==> flow/design.v <==
`timescale 1ns / 1ps
module bpm_from_interval(
    input [31:0] counter, 			   
	 input wire [7:0] default_bpm,   
    output wire [7:0] counted_bpm   
    );
	assign counted_bpm = (counter < 32'd23529 ) ? 254 :  
								(counter < 32'd23622 ) ? 253 :  
								(counter < 32'd23715 ) ? 252 :  
								(counter < 32'd23809 ) ? 251 : 
								(counter < 32'd23904 ) ? 250 :
								(counter < 32'd24000 ) ? 249 :
								(counter < 32'd24096 ) ? 248 :
								(counter < 32'd24193 ) ? 247 :
								(counter < 32'd24291 ) ? 246 :
								(counter < 32'd24390 ) ? 245 :
								(counter < 32'd24489 ) ? 244 :
								(counter < 32'd24590 ) ? 243 :
								(counter < 32'd24691 ) ? 242 :
								(counter < 32'd24793 ) ? 241 :
								(counter < 32'd24896 ) ? 240 :
								(counter < 32'd25000 ) ? 239 :
								(counter < 32'd25104 ) ? 238 :
								(counter < 32'd25210 ) ? 237 :
								(counter < 32'd25316 ) ? 236 :
								(counter < 32'd25423 ) ? 235 :
								(counter < 32'd25531 ) ? 234 :
								(counter < 32'd25641 ) ? 233 :
								(counter < 32'd25751 ) ? 232 :
								(counter < 32'd25862 ) ? 231 :
								(counter < 32'd25974 ) ? 230 :
								(counter < 32'd26086 ) ? 229 :
								(counter < 32'd26200 ) ? 228 :
								(counter < 32'd26315 ) ? 227 :
								(counter < 32'd26431 ) ? 226 :
								(counter < 32'd26548 ) ? 225 :
								(counter < 32'd26666 ) ? 224 :
								(counter < 32'd26785 ) ? 223 :
								(counter < 32'd26905 ) ? 222 :
								(counter < 32'd27027 ) ? 221 :
								(counter < 32'd27149 ) ? 220 :
								(counter < 32'd27272 ) ? 219 :
								(counter < 32'd27397 ) ? 218 :
								(counter < 32'd27522 ) ? 217 :
								(counter < 32'd27649 ) ? 216 :
								(counter < 32'd27777 ) ? 215 :
								(counter < 32'd27906 ) ? 214 :
								(counter < 32'd28037 ) ? 213 :
								(counter < 32'd28169 ) ? 212 :
								(counter < 32'd28301 ) ? 211 :
								(counter < 32'd28436 ) ? 210 :
								(counter < 32'd28571 ) ? 209 :
								(counter < 32'd28708 ) ? 208 :
								(counter < 32'd28846 ) ? 207 :
								(counter < 32'd28985 ) ? 206 :
								(counter < 32'd29126 ) ? 205 :
								(counter < 32'd29268 ) ? 204 :
								(counter < 32'd29411 ) ? 203 :
								(counter < 32'd29556 ) ? 202 :
								(counter < 32'd29702 ) ? 201 :
								(counter < 32'd29850 ) ? 200 :
								(counter < 32'd30000 ) ? 199 :
								(counter < 32'd30150 ) ? 198 :
								(counter < 32'd30303 ) ? 197 :
								(counter < 32'd30456 ) ? 196 :
								(counter < 32'd30612 ) ? 195 :
								(counter < 32'd30769 ) ? 194 :
								(counter < 32'd30927 ) ? 193 :
								(counter < 32'd31088 ) ? 192 :
								(counter < 32'd31250 ) ? 191 :
								(counter < 32'd31413 ) ? 190 :
								(counter < 32'd31578 ) ? 189 :
								(counter < 32'd31746 ) ? 188 :
								(counter < 32'd31914 ) ? 187 :
								(counter < 32'd32085 ) ? 186 :
								(counter < 32'd32258 ) ? 185 :
								(counter < 32'd32432 ) ? 184 :
								(counter < 32'd32608 ) ? 183 :
								(counter < 32'd32786 ) ? 182 :
								(counter < 32'd32967 ) ? 181 :
								(counter < 32'd33149 ) ? 180 :
								(counter < 32'd33333 ) ? 179 :
								(counter < 32'd33519 ) ? 178 :
								(counter < 32'd33707 ) ? 177 :
								(counter < 32'd33898 ) ? 176 :
								(counter < 32'd34090 ) ? 175 :
								(counter < 32'd34285 ) ? 174 :
								(counter < 32'd34482 ) ? 173 :
								(counter < 32'd34682 ) ? 172 :
								(counter < 32'd34883 ) ? 171 :
								(counter < 32'd35087 ) ? 170 :
								(counter < 32'd35294 ) ? 169 :
								(counter < 32'd35502 ) ? 168 :
								(counter < 32'd35714 ) ? 167 :
								(counter < 32'd35928 ) ? 166 :
								(counter < 32'd36144 ) ? 165 :
								(counter < 32'd36363 ) ? 164 :
								(counter < 32'd36585 ) ? 163 :
								(counter < 32'd36809 ) ? 162 :
								(counter < 32'd37037 ) ? 161 :
								(counter < 32'd37267 ) ? 160 :
								(counter < 32'd37500 ) ? 159 :
								(counter < 32'd37735 ) ? 158 :
								(counter < 32'd37974 ) ? 157 :
								(counter < 32'd38216 ) ? 156 :
								(counter < 32'd38461 ) ? 155 :
								(counter < 32'd38709 ) ? 154 :
								(counter < 32'd38961 ) ? 153 :
								(counter < 32'd39215 ) ? 152 :
								(counter < 32'd39473 ) ? 151 :
								(counter < 32'd39735 ) ? 150 :
								(counter < 32'd40000 ) ? 149 :
								(counter < 32'd40268 ) ? 148 :
								(counter < 32'd40540 ) ? 147 :
								(counter < 32'd40816 ) ? 146 :
								(counter < 32'd41095 ) ? 145 :
								(counter < 32'd41379 ) ? 144 :
								(counter < 32'd41666 ) ? 143 :
								(counter < 32'd41958 ) ? 142 :
								(counter < 32'd42253 ) ? 141 :
								(counter < 32'd42553 ) ? 140 :
								(counter < 32'd42857 ) ? 139 :
								(counter < 32'd43165 ) ? 138 :
								(counter < 32'd43478 ) ? 137 :
								(counter < 32'd43795 ) ? 136 :
								(counter < 32'd44117 ) ? 135 :
								(counter < 32'd44444 ) ? 134 :
								(counter < 32'd44776 ) ? 133 :
								(counter < 32'd45112 ) ? 132 :
								(counter < 32'd45454 ) ? 131 :
								(counter < 32'd45801 ) ? 130 :
								(counter < 32'd46153 ) ? 129 :
								(counter < 32'd46511 ) ? 128 :
								(counter < 32'd46875 ) ? 127 :
								(counter < 32'd47244 ) ? 126 :
								(counter < 32'd47619 ) ? 125 :
								(counter < 32'd48000 ) ? 124 :
								(counter < 32'd48387 ) ? 123 :
								(counter < 32'd48780 ) ? 122 :
								(counter < 32'd49180 ) ? 121 :
								(counter < 32'd49586 ) ? 120 :
								(counter < 32'd50000 ) ? 119 :
								(counter < 32'd50420 ) ? 118 :
								(counter < 32'd50847 ) ? 117 :
								(counter < 32'd51282 ) ? 116 :
								(counter < 32'd51724 ) ? 115 :
								(counter < 32'd52173 ) ? 114 :
								(counter < 32'd52631 ) ? 113 :
								(counter < 32'd53097 ) ? 112 :
								(counter < 32'd53571 ) ? 111 :
								(counter < 32'd54054 ) ? 110 :
								(counter < 32'd54545 ) ? 109 :
								(counter < 32'd55045 ) ? 108 :
								(counter < 32'd55555 ) ? 107 :
								(counter < 32'd56074 ) ? 106 :
								(counter < 32'd56603 ) ? 105 :
								(counter < 32'd57142 ) ? 104 :
								(counter < 32'd57692 ) ? 103 :
								(counter < 32'd58252 ) ? 102 :
								(counter < 32'd58823 ) ? 101 :
								(counter < 32'd59405 ) ? 100 :
								(counter < 32'd60000 ) ? 99 :
								(counter < 32'd60606 ) ? 98 :
								(counter < 32'd61224 ) ? 97 :
								(counter < 32'd61855 ) ? 96 :
								(counter < 32'd62500 ) ? 95 :
								(counter < 32'd63157 ) ? 94 :
								(counter < 32'd63829 ) ? 93 :
								(counter < 32'd64516 ) ? 92 :
								(counter < 32'd65217 ) ? 91 :
								(counter < 32'd65934 ) ? 90 :
								(counter < 32'd66666 ) ? 89 :
								(counter < 32'd67415 ) ? 88 :
								(counter < 32'd68181 ) ? 87 :
								(counter < 32'd68965 ) ? 86 :
								(counter < 32'd69767 ) ? 85 :
								(counter < 32'd70588 ) ? 84 :
								(counter < 32'd71428 ) ? 83 :
								(counter < 32'd72289 ) ? 82 :
								(counter < 32'd73170 ) ? 81 :
								(counter < 32'd74074 ) ? 80 :
								(counter < 32'd75000 ) ? 79 :
								(counter < 32'd75949 ) ? 78 :
								(counter < 32'd76923 ) ? 77 :
								(counter < 32'd77922 ) ? 76 :
								(counter < 32'd78947 ) ? 75 :
								(counter < 32'd80000 ) ? 74 :
								(counter < 32'd81081 ) ? 73 :
								(counter < 32'd82191 ) ? 72 :
								(counter < 32'd83333 ) ? 71 :
								(counter < 32'd84507 ) ? 70 :
								(counter < 32'd85714 ) ? 69 :
								(counter < 32'd86956 ) ? 68 :
								(counter < 32'd88235 ) ? 67 :
								(counter < 32'd89552 ) ? 66 :
								(counter < 32'd90909 ) ? 65 :
								(counter < 32'd92307 ) ? 64 :
								(counter < 32'd93750 ) ? 63 :
								(counter < 32'd95238 ) ? 62 :
								(counter < 32'd96774 ) ? 61 :
								(counter < 32'd98360 ) ? 60 :
								(counter < 32'd100000 ) ? 59 :
								(counter < 32'd101694 ) ? 58 :
								(counter < 32'd103448 ) ? 57 :
								(counter < 32'd105263 ) ? 56 :
								(counter < 32'd107142 ) ? 55 :
								(counter < 32'd109090 ) ? 54 :
								(counter < 32'd111111 ) ? 53 :
								(counter < 32'd113207 ) ? 52 :
								(counter < 32'd115384 ) ? 51 :
								(counter < 32'd117647 ) ? 50 :
								(counter < 32'd120000 ) ? 49 :
								(counter < 32'd122448 ) ? 48 :
								(counter < 32'd125000 ) ? 47 :
								(counter < 32'd127659 ) ? 46 :
								(counter < 32'd130434 ) ? 45 :
								(counter < 32'd133333 ) ? 44 :
								(counter < 32'd136363 ) ? 43 :
								(counter < 32'd139534 ) ? 42 :
								(counter < 32'd142857 ) ? 41 :
								(counter < 32'd146341 ) ? 40 :
								(counter < 32'd150000 ) ? 39 :
								(counter < 32'd153846 ) ? 38 :
								(counter < 32'd157894 ) ? 37 :
								(counter < 32'd162162 ) ? 36 :
								(counter < 32'd166666 ) ? 35 :
								(counter < 32'd171428 ) ? 34 :
								(counter < 32'd176470 ) ? 33 :
								(counter < 32'd181818 ) ? 32 :
								(counter < 32'd187500 ) ? 31 :
								(counter < 32'd193548 ) ? 30 : default_bpm;
endmodule
`timescale 1ns / 1ps
module bpmcalculator(
	 input wire clk,  		 	 	  
	 input wire rst,  		 	 	  
	 input wire tick,  		 	 	  
    input wire beat, 				  
	 input wire [7:0] default_bpm,  
    output wire [7:0] bpm_out  	  
    );
	parameter SMALLEST_ALLOWABLE_INTERVAL = 32'd23529;
	parameter LONGEST_ALLOWABLE_INTERVAL = 32'd200000;
	parameter STARTING_BPM = 8'd80; 
	reg [31:0] counter; 
	wire [7:0] counted_bpm; 
	reg [7:0] buffer[0:3]; 
	reg [1:0] oldest_index; 
	reg [9:0] bpm_sum; 
	reg prev_beat; 
	assign bpm_out = bpm_sum[9:2]; 
	bpm_from_interval bfi (
    .counter(counter), 
    .default_bpm(default_bpm), 
    .counted_bpm(counted_bpm)
    );
	always @(posedge clk) begin 
		if (rst) begin 
		bpm_sum <= STARTING_BPM*4; 
		buffer[0] <= STARTING_BPM; 
		buffer[1] <= STARTING_BPM; 
		buffer[2] <= STARTING_BPM; 
		buffer[3] <= STARTING_BPM; 
		counter <= 0; 
		oldest_index <= 0; 
		prev_beat <= 0; 
		end else if (!tick) begin 
		end else if ((counter > LONGEST_ALLOWABLE_INTERVAL) ||    
			 (beat && ~prev_beat && (counter >= SMALLEST_ALLOWABLE_INTERVAL)))   
		begin 
			bpm_sum <= bpm_sum + ({2'b00, counted_bpm} - {2'b00, buffer[oldest_index]}); 
			buffer[oldest_index] <= counted_bpm; 
			oldest_index <= (oldest_index == 3) ? 2'd0 : oldest_index+2'd1; 
			prev_beat <= 1; 
			counter <= 0; 
		end else begin 
			counter <= counter + 1; 
			prev_beat <= beat; 
		end 
	end
endmodule
`timescale 1ns / 1ps
module beatmaker(
	 input clk,
	 input rst,
    input signed [15:0] accel,
    output reg beat
    );
	reg signed [15:0] prev_accel; 
	always @(posedge clk) begin 
		if (rst) begin
			beat <= 0; 
			prev_accel <= 0; 
		end else if ( (accel > 10000 && prev_accel < 10000) || (accel < 10000 && prev_accel > 10000) ) begin
			beat <= ~beat;
			prev_accel <= accel;
		end else begin
			prev_accel <= accel;
		end
	end
endmodule
module BPM_lut(lookup, scaler);
	input [7:0] lookup;
	output [19:0] scaler;
	assign scaler =(lookup == 8'd1)   ? 10000 :
						(lookup == 8'd2)   ? 5000  :
						(lookup == 8'd3)   ? 3333  :
						(lookup == 8'd4)   ? 2500  :
						(lookup == 8'd5)   ? 2000  :
						(lookup == 8'd6)   ? 1667  :
						(lookup == 8'd7)   ? 1429  :
						(lookup == 8'd8)   ? 1250  :
						(lookup == 8'd9)   ? 1111  :
						(lookup == 8'd10)  ? 1000  :
						(lookup == 8'd11)  ? 909   :
						(lookup == 8'd12)  ? 833   : 
						(lookup == 8'd13)  ? 769   :
						(lookup == 8'd14)  ? 714   : 
						(lookup == 8'd15)  ? 667   :
						(lookup == 8'd16)  ? 625   :
						(lookup == 8'd17)  ? 588 :
						(lookup == 8'd18)  ? 556 :
						(lookup == 8'd19)  ? 526 : 
						(lookup == 8'd20)  ? 500 :
						(lookup == 8'd21)  ? 476 : 
						(lookup == 8'd22)  ? 455 :
						(lookup == 8'd23)  ? 435 :
						(lookup == 8'd24)  ? 417 :
						(lookup == 8'd25)  ? 400 :
						(lookup == 8'd26)  ? 385 :
						(lookup == 8'd27)  ? 370 :
						(lookup == 8'd28)  ? 357 :
						(lookup == 8'd29)  ? 345 :
						(lookup == 8'd30)  ? 333 : 
						(lookup == 8'd31)  ? 323 : 
						(lookup == 8'd32)  ? 313 :
						(lookup == 8'd33)  ? 303 :
						(lookup == 8'd34)  ? 294 :
						(lookup == 8'd35)  ? 286 :
						(lookup == 8'd36)  ? 278 :
						(lookup == 8'd37)  ? 270 :
						(lookup == 8'd38)  ? 263 :
						(lookup == 8'd39)  ? 256 :
						(lookup == 8'd40)  ? 250 :
						(lookup == 8'd41)  ? 244 :
						(lookup == 8'd42)  ? 238 :
						(lookup == 8'd43)  ? 233 :
						(lookup == 8'd44)  ? 227 :
						(lookup == 8'd45)  ? 222 :
						(lookup == 8'd46)  ? 217 :
						(lookup == 8'd47)  ? 213 :
						(lookup == 8'd48)  ? 208 :
						(lookup == 8'd49)  ? 204 :
						(lookup == 8'd50)  ? 200 :
						(lookup == 8'd51)  ? 196 :
						(lookup == 8'd52)  ? 192 : 
						(lookup == 8'd53)  ? 189 :
						(lookup == 8'd54)  ? 185 : 
						(lookup == 8'd55)  ? 182 :
						(lookup == 8'd56)  ? 179 :
						(lookup == 8'd57)  ? 175 : 
						(lookup == 8'd58)  ? 172 :
						(lookup == 8'd59)  ? 169 :
						(lookup == 8'd60)  ? 167 :
						(lookup == 8'd61)  ? 164 :
						(lookup == 8'd62)  ? 161 :
						(lookup == 8'd63)  ? 159 :
						(lookup == 8'd64)  ? 156 :
						(lookup == 8'd65)  ? 154 :
						(lookup == 8'd66)  ? 152 :
						(lookup == 8'd67)  ? 149 :
						(lookup == 8'd68)  ? 147 :
						(lookup == 8'd69)  ? 145 :
						(lookup == 8'd70)  ? 143 :
						(lookup == 8'd71)  ? 141 :
						(lookup == 8'd72)  ? 139 :
						(lookup == 8'd73)  ? 137 :
						(lookup == 8'd74)  ? 135 :
						(lookup == 8'd75)  ? 133 :
						(lookup == 8'd76)  ? 132 :
						(lookup == 8'd77)  ? 130 :
						(lookup == 8'd78)  ? 128 :
						(lookup == 8'd79)  ? 127 :
						(lookup == 8'd80)  ? 125 :
						(lookup == 8'd81)  ? 123 :
						(lookup == 8'd82)  ? 122 :
						(lookup == 8'd83)  ? 120 :
						(lookup == 8'd84)  ? 119 :
						(lookup == 8'd85)  ? 118 :
						(lookup == 8'd86)  ? 116 :
						(lookup == 8'd87)  ? 115 :
						(lookup == 8'd88)  ? 114 :
						(lookup == 8'd89)  ? 112 :
						(lookup == 8'd90)  ? 111 :
						(lookup == 8'd91)  ? 110 :
						(lookup == 8'd92)  ? 109 :
						(lookup == 8'd93)  ? 108 :
						(lookup == 8'd94)  ? 106 :
						(lookup == 8'd95)  ? 105 :
						(lookup == 8'd96)  ? 104 : 
						(lookup == 8'd97)  ? 103 :
						(lookup == 8'd98)  ? 102 :
						(lookup == 8'd99)  ? 101 :
						(lookup == 8'd100) ? 100 :
						(lookup == 8'd101) ? 99 : 
						(lookup == 8'd102) ? 98 :
						(lookup == 8'd103) ? 97 :
						(lookup == 8'd104) ? 96 :
						(lookup == 8'd105) ? 95 :
						(lookup == 8'd106) ? 94 :
						(lookup == 8'd107) ? 93 :
						(lookup == 8'd108) ? 93 :
						(lookup == 8'd109) ? 92 :
						(lookup == 8'd110) ? 91 :
						(lookup == 8'd111) ? 90 :
						(lookup == 8'd112) ? 89 :
						(lookup == 8'd113) ? 89 :
						(lookup == 8'd114) ? 88 :
						(lookup == 8'd115) ? 87 :
						(lookup == 8'd116) ? 86 :
						(lookup == 8'd117) ? 85 :
						(lookup == 8'd118) ? 85 :
						(lookup == 8'd119) ? 84 :
						(lookup == 8'd120) ? 83 :
						(lookup == 8'd121) ? 83 :
						(lookup == 8'd122) ? 82 :
						(lookup == 8'd123) ? 81 :
						(lookup == 8'd124) ? 81 :
						(lookup == 8'd125) ? 80 :
						(lookup == 8'd126) ? 79 :
						(lookup == 8'd127) ? 79 :
						(lookup == 8'd128) ? 78 :
						(lookup == 8'd129) ? 78 :
						(lookup == 8'd130) ? 77 :
						(lookup == 8'd131) ? 76 :
						(lookup == 8'd132) ? 76 :
						(lookup == 8'd133) ? 75 :
						(lookup == 8'd134) ? 75 :
						(lookup == 8'd135) ? 74 :
						(lookup == 8'd136) ? 74 :
						(lookup == 8'd137) ? 73 :
						(lookup == 8'd138) ? 72 :
						(lookup == 8'd139) ? 72 : 
						(lookup == 8'd140) ? 71 :
						(lookup == 8'd141) ? 71 :
						(lookup == 8'd142) ? 70 :
						(lookup == 8'd143) ? 70 :
						(lookup == 8'd144) ? 69 :
						(lookup == 8'd145) ? 69 :
						(lookup == 8'd146) ? 68 :
						(lookup == 8'd147) ? 68 :
						(lookup == 8'd148) ? 68 :
						(lookup == 8'd149) ? 67 :
						(lookup == 8'd150) ? 67 :
						(lookup == 8'd151) ? 66 :
						(lookup == 8'd152) ? 66 :
						(lookup == 8'd153) ? 65 :
						(lookup == 8'd154) ? 65 :
						(lookup == 8'd155) ? 65 :
						(lookup == 8'd156) ? 64 :
						(lookup == 8'd157) ? 64 :
						(lookup == 8'd158) ? 63 :
						(lookup == 8'd159) ? 63 :
						(lookup == 8'd160) ? 63 :
						(lookup == 8'd161) ? 62 :
						(lookup == 8'd162) ? 62 :
						(lookup == 8'd163) ? 61 :
						(lookup == 8'd164) ? 61 :
						(lookup == 8'd165) ? 61 : 
						(lookup == 8'd166) ? 60 :
						(lookup == 8'd167) ? 60 :
						(lookup == 8'd168) ? 60 :
						(lookup == 8'd169) ? 59 :
						(lookup == 8'd170) ? 59 :
						(lookup == 8'd171) ? 58 :
						(lookup == 8'd172) ? 58 :
						(lookup == 8'd173) ? 58 :
						(lookup == 8'd174) ? 57 :
						(lookup == 8'd175) ? 57 :
						(lookup == 8'd176) ? 57 :
						(lookup == 8'd177) ? 57 :
						(lookup == 8'd178) ? 56 :
						(lookup == 8'd179) ? 56 :
						(lookup == 8'd180) ? 56 :
						(lookup == 8'd181) ? 55 :
						(lookup == 8'd182) ? 55 :
						(lookup == 8'd183) ? 55 :
						(lookup == 8'd184) ? 54 :
						(lookup == 8'd185) ? 54 :
						(lookup == 8'd186) ? 54 :
						(lookup == 8'd187) ? 53 :
						(lookup == 8'd188) ? 53 :
						(lookup == 8'd189) ? 53 :
						(lookup == 8'd190) ? 53 :
						(lookup == 8'd191) ? 52 :
						(lookup == 8'd192) ? 52 :
						(lookup == 8'd193) ? 52 :
						(lookup == 8'd194) ? 52 :
						(lookup == 8'd195) ? 51 : 
						(lookup == 8'd196) ? 51 :
						(lookup == 8'd197) ? 51 :
						(lookup == 8'd198) ? 51 :
						(lookup == 8'd199) ? 50 :
						(lookup == 8'd200) ? 50 :
						(lookup == 8'd201) ? 50 :
						(lookup == 8'd202) ? 50 :
						(lookup == 8'd203) ? 49 :
						(lookup == 8'd204) ? 49 :
						(lookup == 8'd205) ? 49 :
						(lookup == 8'd206) ? 49 :
						(lookup == 8'd207) ? 48 :
						(lookup == 8'd208) ? 48 :
						(lookup == 8'd209) ? 48 :
						(lookup == 8'd210) ? 48 :
						(lookup == 8'd211) ? 47 :
						(lookup == 8'd212) ? 47 :
						(lookup == 8'd213) ? 47 :
						(lookup == 8'd214) ? 47 :
						(lookup == 8'd215) ? 47 :
						(lookup == 8'd216) ? 46 :
						(lookup == 8'd217) ? 46 :
						(lookup == 8'd218) ? 46 :
						(lookup == 8'd219) ? 46 :
						(lookup == 8'd220) ? 45 :
						(lookup == 8'd221) ? 45 : 
						(lookup == 8'd222) ? 45 :
						(lookup == 8'd223) ? 45 :
						(lookup == 8'd224) ? 45 :
						(lookup == 8'd225) ? 44 :
						(lookup == 8'd226) ? 44 :
						(lookup == 8'd227) ? 44 :
						(lookup == 8'd228) ? 44 :
						(lookup == 8'd229) ? 44 :
						(lookup == 8'd230) ? 43 :
						(lookup == 8'd231) ? 43 :
						(lookup == 8'd232) ? 43 :
						(lookup == 8'd233) ? 43 :
						(lookup == 8'd234) ? 43 :
						(lookup == 8'd235) ? 43 :
						(lookup == 8'd236) ? 42 :
						(lookup == 8'd237) ? 42 :
						(lookup == 8'd238) ? 42 :
						(lookup == 8'd239) ? 42 :
						(lookup == 8'd240) ? 42 :
						(lookup == 8'd241) ? 41 :
						(lookup == 8'd242) ? 41 :
						(lookup == 8'd243) ? 41 :
						(lookup == 8'd244) ? 41 :
						(lookup == 8'd245) ? 41 :
						(lookup == 8'd246) ? 41 :
						(lookup == 8'd247) ? 40 :
						(lookup == 8'd248) ? 40 : 
						(lookup == 8'd249) ? 40 :
						(lookup == 8'd250) ? 40 :
						(lookup == 8'd251) ? 40 :
						(lookup == 8'd252) ? 40 :
						(lookup == 8'd253) ? 40 :
						(lookup == 8'd254) ? 39 :
						(lookup == 8'd255) ? 39 :
						  20'hFFFFF;
endmodule
module BPM_prescaler(CLK, RST, TICK, BPM, slowCLK, slowRise);
	input CLK;
	input RST;
	input TICK;	 
	output slowRise;	 
	input [7:0] BPM;
	output reg slowCLK;
	wire [19:0] scaler;
	BPM_lut U1 (BPM, scaler);
	reg [19:0] counter;  
	wire [19:0] counter_inc = counter + 20'd1;
	assign slowRise = !RST && TICK && !slowCLK && (counter_inc >= scaler/2);
	always @ (posedge CLK) begin
		if (RST) begin
			counter <= 0;
			slowCLK <= 0;
		end else if (TICK) begin
		counter <= counter_inc;
		if (counter_inc >= scaler/2) begin
			counter <= 0;
			slowCLK <= ~slowCLK;
		end
		end
	end
endmodule
module  duration_lut (input [3:0] lookup, output [15:0] duration);
	parameter
		BREVE     			= 16'd48000,		 
		SEMIBREVE			= 16'd24000,		 
		DOTTED_MINIM		= 16'd18000,		 
		MINIM					= 16'd12000,		 
		DOTTED_CROTCHET	= 16'd9000,			 
		CROTCHET 			= 16'd6000,			 
		DOTTED_QUAVER 		= 16'd4500,			 
		QUAVER  				= 16'd3000,			 
		TUPLET				= 16'd2000,			 
		SEMIQUAVER			= 16'd1500,			 
		UNDEF					= 16'd1000;			 
	assign duration = (lookup == 4'd1)  ? SEMIQUAVER 	   :
						   (lookup == 4'd2)  ? TUPLET			   :
							(lookup == 4'd3)  ? QUAVER			   :
							(lookup == 4'd4)  ? DOTTED_QUAVER   :
							(lookup == 4'd5)  ? CROTCHET		   :
							(lookup == 4'd6)  ? DOTTED_CROTCHET :
							(lookup == 4'd7)  ? MINIM			   :
							(lookup == 4'd8)  ? DOTTED_MINIM	   :
							(lookup == 4'd9)  ? SEMIBREVE		   :
							(lookup == 4'd10) ? BREVE			   :
							    UNDEF			   ;
endmodule
module timing_controller (CLK, RST, TICK, BPM, MODE, NOTE, START, EN, DONE);
	input 				 CLK; 	 
	input 				 RST; 	 
	input 				 TICK; 	 
	input [1:0]		   MODE;		 
	input [3:0]			NOTE;		 
	input 			  START;     
	input [7:0] 	 	 BPM;		 
	output reg 			  EN;		 
	wire [15:0]	  DURATION;		 
	output reg 			DONE;		 
	reg [15:0] counter;
	parameter
		NORMAL   = 2'b00,
		STACCATO = 2'b01,
		SLURRED  = 2'b10,
		BPM_COMM = 2'b11;
	duration_lut dur_lut_blk (NOTE[3:0],  DURATION);
	wire slowCLK, slowRise;
	BPM_prescaler bpm_pre_blk (CLK, RST, TICK, BPM, slowCLK, slowRise);
	always @ (posedge CLK) begin
		if (RST) begin
			EN 	  <= 1;
			counter <= 0;
			DONE 	  <= 0;
		end else if (slowRise && START) begin
			DONE <= 0;
			counter <= counter + 1;
			case (MODE) 
				NORMAL  : begin if (counter <= DURATION/128*125) EN <= 1; else EN <= 0; end
				STACCATO: begin if (counter <= DURATION/128*102) EN <= 1; else EN <= 0; end
				SLURRED : begin if (counter <= DURATION)         EN <= 1; end
			endcase
			if (counter == DURATION) begin
				counter <= 0;
				DONE <= 1;
			end
		end
	end
endmodule
module sin_lut (input [5:0] lookup, output [7:0] value);
	assign value = (lookup == 6'd0)  ? 128 :
						(lookup == 6'd1)  ? 140 :
						(lookup == 6'd2)  ? 152 :
						(lookup == 6'd3)  ? 165 :
						(lookup == 6'd4)  ? 176 :
						(lookup == 6'd5)  ? 188 :
						(lookup == 6'd6)  ? 198 :
						(lookup == 6'd7)  ? 208 :
						(lookup == 6'd8)  ? 218 :
						(lookup == 6'd9)  ? 226 :
						(lookup == 6'd10) ? 234 :
						(lookup == 6'd11) ? 240 :
						(lookup == 6'd12) ? 245 :
						(lookup == 6'd13) ? 250 :
						(lookup == 6'd14) ? 253 :
						(lookup == 6'd15) ? 254 :
						(lookup == 6'd16) ? 255 :
						(lookup == 6'd17) ? 254 :
						(lookup == 6'd18) ? 253 :
						(lookup == 6'd19) ? 250 :
						(lookup == 6'd20) ? 245 :
						(lookup == 6'd21) ? 240 :
						(lookup == 6'd22) ? 234 :
						(lookup == 6'd23) ? 226 :
						(lookup == 6'd24) ? 218 :
						(lookup == 6'd25) ? 208 :
						(lookup == 6'd26) ? 198 :
						(lookup == 6'd27) ? 188 :
						(lookup == 6'd28) ? 176 : 
						(lookup == 6'd29) ? 165 : 
						(lookup == 6'd30) ? 152 :
						(lookup == 6'd31) ? 140 :
						(lookup == 6'd32) ? 128 :
						(lookup == 6'd33) ? 115 :
						(lookup == 6'd34) ? 103 :
						(lookup == 6'd35) ? 90  :
						(lookup == 6'd36) ? 79  :
						(lookup == 6'd37) ? 67  :
						(lookup == 6'd38) ? 57  : 
						(lookup == 6'd39) ? 47  :
						(lookup == 6'd40) ? 37  :
						(lookup == 6'd41) ? 29  :
						(lookup == 6'd42) ? 21  :
						(lookup == 6'd43) ? 15  :
						(lookup == 6'd44) ? 10  :
						(lookup == 6'd45) ? 5   :
						(lookup == 6'd46) ? 2   :
						(lookup == 6'd47) ? 1   :
						(lookup == 6'd48) ? 0   :
						(lookup == 6'd49) ? 1   :
						(lookup == 6'd50) ? 2   : 
						(lookup == 6'd51) ? 5   :
						(lookup == 6'd52) ? 10  :
						(lookup == 6'd53) ? 15  :
						(lookup == 6'd54) ? 21  :
						(lookup == 6'd55) ? 29  :
						(lookup == 6'd56) ? 37  :
						(lookup == 6'd57) ? 47  :
						(lookup == 6'd58) ? 57  :
						(lookup == 6'd59) ? 67  :
						(lookup == 6'd60) ? 79  : 
						(lookup == 6'd61) ? 90  : 
						(lookup == 6'd62) ? 103 :
						(lookup == 6'd63) ? 115 :
						  0  ;
endmodule
module tone_lut64 (input [5:0] tone, output [13:0] sixty_fourth_period);
	parameter
				REST= 14'd1000,	 
				C3  = 14'd11945,
				C3S = 14'd11275,
				D3  = 14'd10642,
				D3S = 14'd10045,
				E3  = 14'd9481,
				F3  = 14'd8949,
				F3S = 14'd8446,
				G3  = 14'd7972,
				G3S = 14'd7525,
				A3  = 14'd7103,
				A3S = 14'd6704,
				B3  = 14'd6328,
				C4  = 14'd5973,
				C4S = 14'd5638,
				D4  = 14'd5321,
				D4S = 14'd5022,
				E4  = 14'd4741,
				F4  = 14'd4475,
				F4S = 14'd4223,
				G4  = 14'd3986,
				G4S = 14'd3763,
				A4  = 14'd3552,
				A4S = 14'd3352,
				B4  = 14'd3164,
				C5  = 14'd2987,
				C5S = 14'd2819,
				D5  = 14'd2661,
				D5S = 14'd2511,
				E5  = 14'd2370,
				F5  = 14'd2237,
				F5S = 14'd2112,
				G5  = 14'd1993,
				G5S = 14'd1882,
				A5  = 14'd1776,
				A5S = 14'd1676,
				B5  = 14'd1582,
				C6  = 14'd1493,
				C6S = 14'd1410,
				D6  = 14'd1331,
				D6S = 14'd1256,
				E6  = 14'd1185,
				F6  = 14'd1119,
				F6S = 14'd1056,
				G6  = 14'd997,
				G6S = 14'd941,
				A6  = 14'd888,
				A6S = 14'd838,
				B6  = 14'd791;
	assign sixty_fourth_period =
										(tone == 6'd0)  ? REST:
									   (tone == 6'd1)  ? C3  :
									   (tone == 6'd2)  ? C3S :
									   (tone == 6'd3)  ? D3  :
										(tone == 6'd4)  ? D3S :
										(tone == 6'd5)  ? E3  :
										(tone == 6'd6)  ? F3  :
										(tone == 6'd7)  ? F3S :
										(tone == 6'd8)  ? G3  :
										(tone == 6'd9)  ? G3S :
										(tone == 6'd10)  ? A3  :
										(tone == 6'd11) ? A3S :
										(tone == 6'd12) ? B3  :
										(tone == 6'd13) ? C4  :
										(tone == 6'd14) ? C4S :
										(tone == 6'd15) ? D4  :
										(tone == 6'd16) ? D4S :
										(tone == 6'd17) ? E4  :
										(tone == 6'd18) ? F4  :
										(tone == 6'd19) ? F4S :
										(tone == 6'd20) ? G4  :
										(tone == 6'd21) ? G4S :
										(tone == 6'd22) ? A4  :
										(tone == 6'd23) ? A4S :
										(tone == 6'd24) ? B4  :
										(tone == 6'd25) ? C5  :
										(tone == 6'd26) ? C5S :
										(tone == 6'd27) ? D5  :
										(tone == 6'd28) ? D5S :
										(tone == 6'd29) ? E5  :
										(tone == 6'd30) ? F5  :
										(tone == 6'd31) ? F5S :
										(tone == 6'd32) ? G5  :
										(tone == 6'd33) ? G5S :
										(tone == 6'd34) ? A5  :
										(tone == 6'd35) ? A5S :
										(tone == 6'd36) ? B5  :
										(tone == 6'd37) ? C6  :
										(tone == 6'd38) ? C6S :
										(tone == 6'd39) ? D6  :
										(tone == 6'd40) ? D6S :
										(tone == 6'd41) ? E6  :
										(tone == 6'd42) ? F6  :
										(tone == 6'd43) ? F6S :
										(tone == 6'd44) ? G6  :
										(tone == 6'd45) ? G6S :
										(tone == 6'd46) ? A6  :
										(tone == 6'd47) ? A6S :
										(tone == 6'd48) ? B6  :
										   0 ;
endmodule
module pwm (input CLK, input RST, input [7:0] duty, input [3:0] VOL, output P);
	reg [11:0] counter;
	reg [11:0] latched_comp;
	assign P = (counter[11:0] < latched_comp) ? 1 : 0;
	always @ (posedge CLK) begin
		if (RST) begin
		counter <= 0;
		latched_comp <= 0;
		end else begin
		counter <= counter + 1;
		if (counter == 12'hFFF) begin
			latched_comp <= VOL*duty;
		end
		end
	end	
endmodule
module tone(CLK, RST, TONE, EN, VOL, P);
	input 				 CLK;		 
	input 				 RST;		 
	input 		[5:0] TONE; 	 
	input					  EN;		 
	input			[3:0]  VOL;		 
	output 					P;		 
	reg [5:0] lookup_value;		 
	wire [13:0] 	 period;			 
	wire [7:0] 	  duty_cmp;
	reg [13:0] 		counter;			 
	parameter TONE_MAX = 6'd48;
	pwm pwm_block (CLK, RST, duty_cmp, VOL, P);
	tone_lut64 tone_lut_block (TONE, period);
	sin_lut sin_lut_block (lookup_value, duty_cmp);
	parameter counter_max = 14'd11945;
	always @(posedge CLK) begin
		if (RST) begin
			counter <= 0;
			lookup_value <= 0;
		end else if (EN && (VOL != 4'h0) && (TONE != 6'd0 && TONE <= TONE_MAX)) begin
			counter <= counter + 1;
			if (counter > counter_max) counter <= 0;
			if (counter >= period) begin
				counter <= 14'd0;
				lookup_value <= lookup_value + 1;
			end	
		end
	end
endmodule
module byte_to_BCD(input [7:0] bin, output reg [11:0] BCD);
   reg [19:0] shift;
   integer i;
   always @(*)
   begin
      shift[19:8] = 0;
      shift[7:0] = bin;
      for (i=0; i<8; i=i+1) begin
         if (shift[11:8] >= 5)
            shift[11:8] = shift[11:8] + 3;
         if (shift[15:12] >= 5)
            shift[15:12] = shift[15:12] + 3;
         if (shift[19:16] >= 5)
            shift[19:16] = shift[19:16] + 3;
         shift = shift << 1;
      end
		BCD[11:0] = shift[19:8];
   end
endmodule
module bcdtoseg(nLT, nRBI, A3, A2, A1, A0, nBI,
				nRBO, nA, nB, nC, nD, nE, nF, nG);
	input  nLT, nRBI, A3, A2, A1, A0, nBI;
	output nRBO, nA, nB, nC, nD, nE, nF, nG;
	wire  [3:0] SEGIN;
	reg   [6:0] nSEGOUT;
	assign   SEGIN[3] = A3;
	assign   SEGIN[2] = A2;
	assign   SEGIN[1] = A1;
	assign   SEGIN[0] = A0;
	assign   nA = nSEGOUT[6];
	assign   nB = nSEGOUT[5];
	assign   nC = nSEGOUT[4];
	assign   nD = nSEGOUT[3];
	assign   nE = nSEGOUT[2];
	assign   nF = nSEGOUT[1];
	assign   nG = nSEGOUT[0];
	assign nRBO = ~(~nBI || (~nRBI && (SEGIN == 4'd0) && nLT));
	always @ (nRBO or nLT or SEGIN) begin
		if (~nRBO) begin
			nSEGOUT = ~7'b0000000; 
		end else if (~nLT) begin
			nSEGOUT = ~7'b1111111; 
		end else begin 
			case (SEGIN)
				4'd0:     nSEGOUT = ~7'b1111110; 
				4'd1:     nSEGOUT = ~7'b0110000;
				4'd2:     nSEGOUT = ~7'b1101101;
				4'd3:     nSEGOUT = ~7'b1111001;
				4'd4:     nSEGOUT = ~7'b0110011;
				4'd5:     nSEGOUT = ~7'b1011011;
				4'd6:     nSEGOUT = ~7'b1011111;
				4'd7:     nSEGOUT = ~7'b1110000;
				4'd8:     nSEGOUT = ~7'b1111111;
				4'd9:     nSEGOUT = ~7'b1111011;
				4'hF:		 nSEGOUT = ~7'b1100111;	 
				default:  nSEGOUT = ~7'b0000000;
			endcase
		end
	end
endmodule
module display(CLK, RST, BPM, PLAY, SEGA, SEGD);
	input 			CLK;		 
	input 			RST;		 
	input [7:0]		BPM;		 
	input 		  PLAY;		 
	output reg [3:0] 	SEGA; 		 
	output [7:0] 	SEGD; 		    
	wire [11:0] BCD;
	reg [3:0]			CURRENT_DIG; 
	byte_to_BCD btb_blk (BPM, BCD);
	bcdtoseg seg_disp_blk (1'b1, 1'b1, CURRENT_DIG[3], CURRENT_DIG[2], CURRENT_DIG[1], CURRENT_DIG[0], 1'b1,  
				, SEGD[7], SEGD[6], SEGD[5], SEGD[4], SEGD[3], SEGD[2], SEGD[1]);
	assign SEGD[0] = 1;
	reg [16:0] waveCount;
	wire [16:0] waveNext = waveCount + 17'd1;
	parameter
		KHZ_WAVE = 17'd100000,  
		DISP_D0  = ~4'b0001,
		DISP_D1  = ~4'b0010,
		DISP_D2  = ~4'b0100,
		DISP_D3  = ~4'b1000,
		DISP_OFF = ~4'b0000;
	always @(posedge CLK) begin
		if (RST) begin
		waveCount <= 0;
		SEGA <= ~4'h0;
		CURRENT_DIG[3:0] <= 4'h0;
		end else begin
		waveCount <= waveNext;
	if (waveNext < KHZ_WAVE/4) begin
			if (~PLAY)  begin
				SEGA <= DISP_D0;
				CURRENT_DIG <= 4'hF;
			end else begin
				SEGA <= DISP_OFF;
				CURRENT_DIG <= 4'd0;
			end
		end else if (waveNext < KHZ_WAVE/2) begin
			SEGA <= DISP_D1;
			CURRENT_DIG <= BCD[11:8];
		end else if (waveNext < KHZ_WAVE*3/4) begin
			SEGA <= DISP_D2;
			CURRENT_DIG <= BCD[7:4];
		end else if (waveNext < KHZ_WAVE)begin
			SEGA <= DISP_D3;
			CURRENT_DIG <= BCD[3:0];		
		end else 
			waveCount <= 0;
		end
	end
endmodule
`timescale 1ns / 1ps
module double_thermometer(
    input signed [15:0] accel,
    output wire [7:0] out
    );
	 assign out = 	(accel == 16'd0)     ? 8'b00011000 :
						(accel < -16'd24576) ? 8'b10000000 : 
						(accel < -16'd16384) ? 8'b01000000 : 
						(accel < -16'd8192 ) ? 8'b00100000 : 
						(accel <  16'd0    ) ? 8'b00010000 : 
						(accel <  16'd8192 ) ? 8'b00001000 : 
						(accel <  16'd16384) ? 8'b00000100 : 
						(accel <  16'd24576) ? 8'b00000010 : 8'b00000001;
endmodule
`timescale 1ns / 1ps
module audio_core(
	input clk,          
	input rst,          
	input tick,         
	input tick_1m,      
	input [15:0] accel_z,     
	input accel_valid,        
	output wire beat,   
	output [7:0] LED,   
	input PB_PLY, 	     
	input [3:0]  VOL,	  
	output P,		     
	output [3:0] SEGA,  
	output [7:0] SEGD,  
	output [7:0] BPM,   
	input [15:0] DATA,	  
	output note_req,      
	output song_end       
	);
	parameter
		NORMAL   = 2'b00,
		STACCATO = 2'b01,
		SLURRED  = 2'b10,
		BPM_COMM = 2'b11;
	reg [15:0] accel_out;        
	wire  [1:0] MODE;    
	wire  [3:0] NOTE;	   
	wire  [5:0] TONE;	   
	wire        DONE;   
	wire 	  END_SONG;
	wire 			  EN;
	reg PLAY;
	wire [7:0] DEFAULT_BPM = 8'd80;  
	reg LATCH_PB_PLY;      
	always @(posedge clk) begin
		if (rst) begin
			PLAY <= 0;
			LATCH_PB_PLY <= 0;
		end else begin
			if (PB_PLY && ~LATCH_PB_PLY)
				PLAY <= ~PLAY;
			LATCH_PB_PLY <= PB_PLY;
		end
	end
	always @ (posedge clk) begin
		if (rst)
			accel_out <= 0;
		else if (accel_valid)
			accel_out <= accel_z; 
	end
	assign MODE 	 = (DATA[15:14] == BPM_COMM) ? NORMAL :  DATA[15:14];
	assign NOTE 	 = (DATA[15:14] == BPM_COMM) ? 4'b0	 :  DATA[3:0];
	assign TONE 	 = DATA[13:8];
	assign END_SONG = PLAY && (DATA[15:14] == BPM_COMM) && (DATA[7:0] == 0);
	assign song_end = END_SONG;
	assign note_req = DONE & PLAY;
	double_thermometer LED_display (
		.accel(accel_out), 
		.out(LED)
		);
	beatmaker bm (
		 .clk(clk), 
		 .rst(rst),
		 .accel(accel_out), 
		 .beat(beat)
		 );
	bpmcalculator bpmcalc (
		.clk(clk), 
		.rst(rst),
		.tick(tick),
		.beat(beat), 
		.default_bpm(DEFAULT_BPM),
		.bpm_out(BPM)
	);
	timing_controller timing_ctrl_blk (clk, rst, tick_1m, BPM, MODE, NOTE, PLAY, EN, DONE);
	display  disp_blk (clk, rst, BPM, PLAY, SEGA, SEGD);
	tone     tone_blk (clk, rst, TONE, EN & PLAY ,VOL, P);
endmodule
=== Step by step through the tools: audio_core ===
The steps from the RTL of audio_core to its reports follow in flow order.
Line numbers count from 1 in the design file above.
Cell names lack the library's common part.
The mark - stands for no value.

* Design top: audio_core
* Clock: clk
* Standard-cell library: sky130hd
* Corner: tt_025C_1v80

=== Elaborated design ===
Source: Yosys, flattened and elaborated, memories not mapped. Widths are those after wreduce. Print and check cells do not count. Equal cells are merged and count once.
Memory sizes are those after Yosys's memory passes, which may raise the word count (mostly to a power of two), join words into wider ones and drop unused or constant bits.

* Flip-flop bits (word level): 188
* Latch bits: 0
* RAM bits: 32
* Memory bits (read-only): 112
* Memory cells: 2
* Output and inout port bits: 32
* Cells after elaboration: 1419

{| class="wikitable"
|+ Memories
! name !! words !! bits a word !! line !! text
|-
| (name not given) || 16 || 7 || 911 || <nowiki>case (SEGIN)</nowiki>
|-
| bpmcalc.buffer || 4 || 8 || 247 || <nowiki>reg [7:0] buffer[0:3];</nowiki>
|}

* $add $sub $neg: 28
* $mul: 3
* Div/mod/pow operators: 0
* Magnitude comparators: 268
* Eq/ne operators: 383
* Shift-type cells: 0
* Muxes and demuxes: 675
* Bitwise gates (word level): 7
* Reduce/logical cells: 32

{| class="wikitable"
|+ Operators by type and width
! cell !! number
|-
| two-way mux 20 bit || 256
|-
| < comparator 32 x 16 -> 1 bit with constant B || 92
|-
| < comparator 32 x 15 -> 1 bit with constant B || 72
|-
| < comparator 32 x 17 -> 1 bit with constant B || 46
|-
| two-way mux 8 bit || 171
|-
| equality test 8 bit with constant B || 128
|-
| two-way mux 7 bit || 129
|-
| equality test 8 x 7 -> 1 bit with constant B || 64
|-
| < comparator 32 x 18 -> 1 bit with constant B || 15
|-
| two-way mux 14 bit || 26
|-
| equality test 6 bit with constant B || 49
|-
| equality test 8 x 6 -> 1 bit with constant B || 32
|-
| equality test 6 x 5 -> 1 bit with constant B || 32
|-
| two-way mux 16 bit || 11
|-
| two-way mux 11 bit || 12
|-
| equality test 8 x 5 -> 1 bit with constant B || 16
|-
| multiplier 9 x 7 -> 16 bit with constant B || 1
|-
| two-way mux 4 bit || 25
|-
| equality test 6 x 4 -> 1 bit with constant B || 16
|-
| two-way mux 12 bit || 8
|-
| multiplier 9 x 6 -> 15 bit with constant B || 1
|-
| two-way mux 17 bit || 4
|-
| < comparator 16 x 15 -> 1 bit with constant B || 4
|-
| <= comparator 16 x 32 -> 1 bit || 2
|-
| equality test 8 x 4 -> 1 bit with constant B || 8
|-
| >= comparator 4 x 3 -> 1 bit with constant B || 15
|-
| two-way mux 10 bit || 5
|-
| < comparator 16 bit with constant B || 3
|}

Not listed: further kinds 64, cells in them 153.

=== Logic depth ===
Yosys ltp: most cells in a row. Word level: on the elaborated netlist, between registers, memories and ports. Mapped: between sequential cells and ports; inverters and the memories' decode and read muxes count.

* Depth in word-level cells: 260
* ABC_AREA: 0
* Gate-level depth with buffers: 33
* Mapped depth without buffers: 32

=== Mapped cells and area ===
The flow's flattened synthesis, as Yosys stat reports it; memories are mapped. The netlist is that of the ABC_AREA named above (0 if unset); the other value can give another one.
Totals and module areas in this step are rounded.

{| class="wikitable"
|+ Cell types
! cell !! number
|-
| dfxtp_1 || 197
|-
| ha_1 || 223
|-
| a21oi_1 || 367
|-
| o21ai_0 || 340
|-
| nor2_1 || 410
|-
| nand2_1 || 334
|-
| fa_1 || 50
|-
| edfxtp_1 || 32
|-
| clkbuf_1 || 214
|-
| xnor2_1 || 79
|-
| inv_1 || 183
|-
| nand3_1 || 114
|-
| nor3_1 || 93
|-
| nand2b_1 || 73
|-
| nor2b_1 || 72
|-
| xor2_1 || 51
|-
| a21o_1 || 58
|-
| mux2i_1 || 40
|}

Other cell types: 94; their cells: 1000.

* Cell count: 3930
* Mapped area: 28110 um2
* Sequential part of the area: 4905 um2
* Flip-flops: 229
* Buffer cells: 296

By module: a second synthesis without flattening, with its own total; a netlist apart from the flattened one above.

* Cells (unflattened synthesis): 4109
* Area (unflattened synthesis): 30050 um2

Each row is one instance without its submodules.

{| class="wikitable"
|+ By module
! module !! times used !! cells !! area (um2) !! sequential area (um2)
|-
| bpm_from_interval || 1 || 1107 || 6186 || 0.0
|-
| bpmcalculator || 1 || 446 || 4358 || 1902
|-
| timing_controller || 1 || 491 || 4268 || 360.3
|-
| BPM_lut || 1 || 522 || 3054 || 0.0
|-
| pwm || 1 || 252 || 2105 || 480.5
|-
| BPM_prescaler || 1 || 233 || 1785 || 420.4
|-
| display || 1 || 205 || 1782 || 500.5
|-
| tone || 1 || 168 || 1379 || 400.4
|-
| tone_lut64 || 1 || 168 || 1151 || 0.0
|-
| byte_to_BCD || 1 || 151 || 1076 || 0.0
|-
| sin_lut || 1 || 126 || 823.3 || 0.0
|-
| audio_core || 1 || 72 || 714.4 || 360.3
|-
| beatmaker || 1 || 61 || 679.4 || 340.3
|-
| bcdtoseg || 1 || 41 || 296.5 || 0.0
|}

Modules not listed: 2.

=== Timing after synthesis ===
Path of least setup slack by OpenSTA after synthesis, without wires, with an ideal clock, recovery checks aside; 20% of the period is set as input and as output delay. Where synthesis merged equal registers, the netlist keeps one of their names.

* Kind: input port to flip-flop
* Start point: input DATA[0]
* End point: register timing_ctrl_blk.EN
* Period: 10.0 ns
* Input delay: 2.000 ns
* Setup time: 0.122 ns
* Time at the first pin: 2.000 ns
* Arrival time: 7.723 ns
* Required time: 9.878 ns
* Path slack: 2.154 ns
* Delay of the path: 5.845 ns
* Driving pins on the path: 27
* Path buffers: 1
* Synthesis period reached: 7.846 ns

"delay of the path" is the arrival time less input delay plus setup time.
"driving pins on the path" counts driving pins, that of a launching flip-flop among them; a cell with two outputs on the path counts twice.
"synthesis period reached" = period - worst setup slack (recovery checks aside). The figure is calculated, with input and output delays left at 20% of the set period.
Between the ends stands the longest chain of elaborated cells between them, by number of cells; it is not shown to be the way that was timed. Of several equally long chains one is given.
A line is the first line of the expression or statement that the cell stems from. Yosys adds cells for indexed reads and writes and turns some case tables into memories.
At most two assigning lines are given for a register; there are more.

* Path through: clkbuf_1 nor2_1 nand2_1 a211oi_1 inv_1 fa_1 fa_1 inv_1 fa_1 inv_1 fa_1 ha_1 o21ai_0 a21oi_1 o21ai_0 a21oi_1 o21ai_0 a21oi_1 o21a_1 nor2_1 o21ai_0 xnor2_1 ha_1 nand4_1 or3_1 a21oi_1 o31ai_1
* Length of the longest elaborated chain: 16
* Elaborated cells between the ends (all ways): 32
* Source lines of those cells: 15
* Classes of those cells: mul (2); compare (3); eq/ne (11); mux (15); reduce/logical (1)

{| class="wikitable"
|+ Ends and longest elaborated chain, after synthesis
! element !! line !! text
|-
| start: declaration || 1009 || <nowiki>input [15:0] DATA,</nowiki>
|-
| two-way mux 4 bit || 1045 || <nowiki>assign NOTE = (DATA[15:14] == BPM_COMM) ? 4'b0 : DATA[3:0];</nowiki>
|-
| equality test 4 bit || 609 || <nowiki>(lookup == 4'd10) ? BREVE :</nowiki>
|-
| two-way mux 16 bit || 609 ||
|-
| two-way mux 16 bit || 608 || <nowiki>(lookup == 4'd9) ? SEMIBREVE :</nowiki>
|-
| two-way mux 16 bit || 607 || <nowiki>(lookup == 4'd8) ? DOTTED_MINIM :</nowiki>
|-
| two-way mux 16 bit || 606 || <nowiki>(lookup == 4'd7) ? MINIM :</nowiki>
|-
| two-way mux 16 bit || 605 || <nowiki>(lookup == 4'd6) ? DOTTED_CROTCHET :</nowiki>
|-
| [2 not listed] || - ||
|-
| two-way mux 16 bit || 602 || <nowiki>(lookup == 4'd3) ? QUAVER :</nowiki>
|-
| two-way mux 16 bit || 601 || <nowiki>(lookup == 4'd2) ? TUPLET :</nowiki>
|-
| two-way mux 16 bit || 600 || <nowiki>assign duration = (lookup == 4'd1) ? SEMIQUAVER :</nowiki>
|-
| multiplier 9 x 6 -> 15 bit || 642 || <nowiki>STACCATO: begin if (counter <= DURATION/128*102) EN <= 1; else EN <= 0; end</nowiki>
|-
| <= comparator 16 x 32 -> 1 bit || 642 ||
|-
| two-way mux 1 bit || 642 ||
|-
| case mux 1 bit (select 3 bit) || 640 || <nowiki>case (MODE)</nowiki>
|-
| end: assignment || 641 || <nowiki>NORMAL : begin if (counter <= DURATION/128*125) EN <= 1; else EN <= 0; end</nowiki>
|-
| end: assignment || 642 ||
|-
| end: declaration || 620 || <nowiki>output reg EN;</nowiki>
|}

=== Timing after layout ===
From the final timing report of run A: the path of least setup slack in the routed layout; clock arrival at registers is part of the times.

* Kind: flip-flop to flip-flop
* Start point: register bpmcalc.counter[1]
* End point: register bpmcalc.bpm_sum[9]
* Period: 9.03 ns
* Setup time: 0.08 ns
* Time at the first pin: 0.63 ns
* Arrival time: 9.72 ns
* Required time: 9.59 ns
* Path slack: -0.13 ns
* Driving pins on the path: 31
* Path buffers: 3

Between the ends stands the longest chain of elaborated cells between them, by number of cells; it is not shown to be the way that was timed. Of several equally long chains one is given.
At most two assigning lines are given for a register; there are more.

* Path through: dfxtp_1 ha_1 nand3_1 buf_4 o21ai_0 a21boi_0 a41oi_1 a41oi_1 o311ai_0 o211ai_1 o211ai_1 clkbuf_4 a21oi_1 buf_4 o211ai_2 inv_1 ha_1 inv_1 fa_1 ha_1 a21o_1 a21oi_1 o21bai_1 a21oi_1 o21bai_1 a21oi_1 o21bai_1 a21oi_1 xor2_1 or3_1 a21oi_1
* Length of the longest elaborated chain: 228
* Elaborated cells between the ends (all ways): 457
* Source lines of those cells: 228
* Classes of those cells: add/sub (2); compare (227); mux (225); reduce/logical (3)

{| class="wikitable"
|+ Ends and longest elaborated chain, after layout
! element !! line !! text
|-
| start: declaration || 245 || <nowiki>reg [31:0] counter;</nowiki>
|-
| start: assignment || 264 || <nowiki>counter <= 0;</nowiki>
|-
| start: assignment || 277 || <nowiki>counter <= counter + 1;</nowiki>
|-
| < comparator 32 x 18 -> 1 bit || 231 || <nowiki>(counter < 32'd193548 ) ? 30 : default_bpm;</nowiki>
|-
| two-way mux 7 bit || 231 ||
|-
| two-way mux 7 bit || 230 || <nowiki>(counter < 32'd187500 ) ? 31 :</nowiki>
|-
| two-way mux 7 bit || 229 || <nowiki>(counter < 32'd181818 ) ? 32 :</nowiki>
|-
| two-way mux 7 bit || 228 || <nowiki>(counter < 32'd176470 ) ? 33 :</nowiki>
|-
| two-way mux 7 bit || 227 || <nowiki>(counter < 32'd171428 ) ? 34 :</nowiki>
|-
| two-way mux 7 bit || 226 || <nowiki>(counter < 32'd166666 ) ? 35 :</nowiki>
|-
| [214 not listed] || - ||
|-
| two-way mux 8 bit || 11 || <nowiki>(counter < 32'd23904 ) ? 250 :</nowiki>
|-
| two-way mux 8 bit || 10 || <nowiki>(counter < 32'd23809 ) ? 251 :</nowiki>
|-
| two-way mux 8 bit || 9 || <nowiki>(counter < 32'd23715 ) ? 252 :</nowiki>
|-
| two-way mux 8 bit || 8 || <nowiki>(counter < 32'd23622 ) ? 253 :</nowiki>
|-
| two-way mux 8 bit || 7 || <nowiki>assign counted_bpm = (counter < 32'd23529 ) ? 254 :</nowiki>
|-
| subtractor 8 x 8 -> 9 bit || 271 || <nowiki>bpm_sum <= bpm_sum + ({2'b00, counted_bpm} - {2'b00, buffer[oldest_index]});</nowiki>
|-
| adder 10 bit || 271 ||
|-
| end: assignment || 259 || <nowiki>bpm_sum <= STARTING_BPM*4;</nowiki>
|-
| end: assignment || 271 ||
|-
| end: declaration || 249 || <nowiki>reg [9:0] bpm_sum;</nowiki>
|}

==> results <==
Module audio_core, platform sky130hd: 3 stored runs of the flow (Yosys, OpenROAD) with differing settings, in no particular order. Input and output delays are each 20% of the period that was set; the output load is 0.01 pF.
"achieved clock period": clock period set for the run, less the worst setup slack. It is reckoned from that one timing run; input and output delays stay at 20% of the period that was set.
By "worst setup path time" is meant the share of the clock period that the worst setup path is allowed (20% is reserved at inputs, 20% at outputs), minus its slack. Clock arrival times at its registers enter into it.
"power" is the tool's figure for a default switching activity; nothing was simulated.
Results are given in rounded form.

Run A
==> flow/run.sh <==
#!/bin/bash
# the make line also repeats the synthesis and layout settings of config.mk as NAME=value (left out here)
make -C /OpenROAD-flow-scripts/flow DESIGN_CONFIG=/design/flow/config.mk WORK_HOME=/design/flow/orfs CLKGATE_MAP_FILE= finish
==> flow/config.mk <==
export PLATFORM = sky130hd
export DESIGN_NAME = audio_core
export DESIGN_NICKNAME = audio_core
export VERILOG_FILES = /design/flow/design.v
export SDC_FILE = /design/flow/constraint.sdc
export NUM_CORES = 4
export LEC_CHECK = 0
export CAP_MARGIN = 35
export CELL_PAD_IN_SITES_DETAIL_PLACEMENT = 2
export CORE_MARGIN = 2
export CORE_UTILIZATION = 40
export HOLD_SLACK_MARGIN = 0.3
export SLEW_MARGIN = 20
export TNS_END_PERCENT = 55
==> flow/constraint.sdc <==
create_clock -name core_clock -period 9.03 [get_ports {clk}]
set_input_delay 1.8060 -clock core_clock [delete_from_list [all_inputs] [get_ports {clk}]]
set_output_delay 1.8060 -clock core_clock [all_outputs]
set_load 0.01 [all_outputs]

==> results of run A <==
chip area after synthesis (Yosys): 28110 um2
die area: 72410 um2
standard-cell area of the final layout: 31240 um2
utilization: 0.448
worst setup slack after layout: -0.130 ns
total negative slack: -0.130 ns
worst hold slack: 0.506 ns
power: 3.529 mW
achieved clock period: 9.160 ns
worst setup path time: 9.16 ns
worst setup path kind: flip-flop to flip-flop

Run B
==> flow/run.sh <==
#!/bin/bash
# the make line also repeats the synthesis and layout settings of config.mk as NAME=value (left out here)
make -C /OpenROAD-flow-scripts/flow DESIGN_CONFIG=/design/flow/config.mk WORK_HOME=/design/flow/orfs CLKGATE_MAP_FILE= finish
==> flow/config.mk <==
export PLATFORM = sky130hd
export DESIGN_NAME = audio_core
export DESIGN_NICKNAME = audio_core
export VERILOG_FILES = /design/flow/design.v
export SDC_FILE = /design/flow/constraint.sdc
export NUM_CORES = 4
export LEC_CHECK = 0
export CAP_MARGIN = 20
export CELL_PAD_IN_SITES_DETAIL_PLACEMENT = 0
export CORE_ASPECT_RATIO = 0.66
export CORE_MARGIN = 9
export CORE_UTILIZATION = 68
export GPL_ROUTABILITY_DRIVEN = 1
export HOLD_SLACK_MARGIN = 0.19
export MIN_ROUTING_LAYER = met2
export PLACE_DENSITY_LB_ADDON = 0.23
export SETUP_SLACK_MARGIN = -1.09
export SLEW_MARGIN = 0
==> flow/constraint.sdc <==
create_clock -name core_clock -period 15.4 [get_ports {clk}]
set_input_delay 3.0800 -clock core_clock [delete_from_list [all_inputs] [get_ports {clk}]]
set_output_delay 3.0800 -clock core_clock [all_outputs]
set_load 0.01 [all_outputs]

==> results of run B <==
did not finish, routing stopped with GRT-0116

Run C
==> flow/run.sh <==
#!/bin/bash
# the make line also repeats the synthesis and layout settings of config.mk as NAME=value (left out here)
make -C /OpenROAD-flow-scripts/flow DESIGN_CONFIG=/design/flow/config.mk WORK_HOME=/design/flow/orfs CLKGATE_MAP_FILE= finish
==> flow/config.mk <==
export PLATFORM = sky130hd
export DESIGN_NAME = audio_core
export DESIGN_NICKNAME = audio_core
export VERILOG_FILES = /design/flow/design.v
export SDC_FILE = /design/flow/constraint.sdc
export NUM_CORES = 4
export LEC_CHECK = 0
export CAP_MARGIN = 20
export CELL_PAD_IN_SITES_GLOBAL_PLACEMENT = 1
export CORE_ASPECT_RATIO = 0.84
export CORE_MARGIN = 3
export CORE_UTILIZATION = 27
export CTS_CLUSTER_DIAMETER = 361
export CTS_CLUSTER_SIZE = 64
export GPL_ROUTABILITY_DRIVEN = 1
export PLACE_DENSITY = 0.64
export SETUP_SLACK_MARGIN = 1.63
export SLEW_MARGIN = 40
export TNS_END_PERCENT = 90
==> flow/constraint.sdc <==
create_clock -name core_clock -period 15.3 [get_ports {clk}]
set_input_delay 3.0600 -clock core_clock [delete_from_list [all_inputs] [get_ports {clk}]]
set_output_delay 3.0600 -clock core_clock [all_outputs]
set_load 0.01 [all_outputs]

==> results of run C <==
chip area after synthesis (Yosys): 28110 um2
die area: 108000 um2
standard-cell area of the final layout: 30430 um2
utilization: 0.298
worst setup slack after layout: 5.830 ns
total negative slack: 0.000 ns
worst hold slack: 0.490 ns
power: 1.392 mW
achieved clock period: 9.470 ns
worst setup path time: 6.41 ns
worst setup path kind: input port to flip-flop
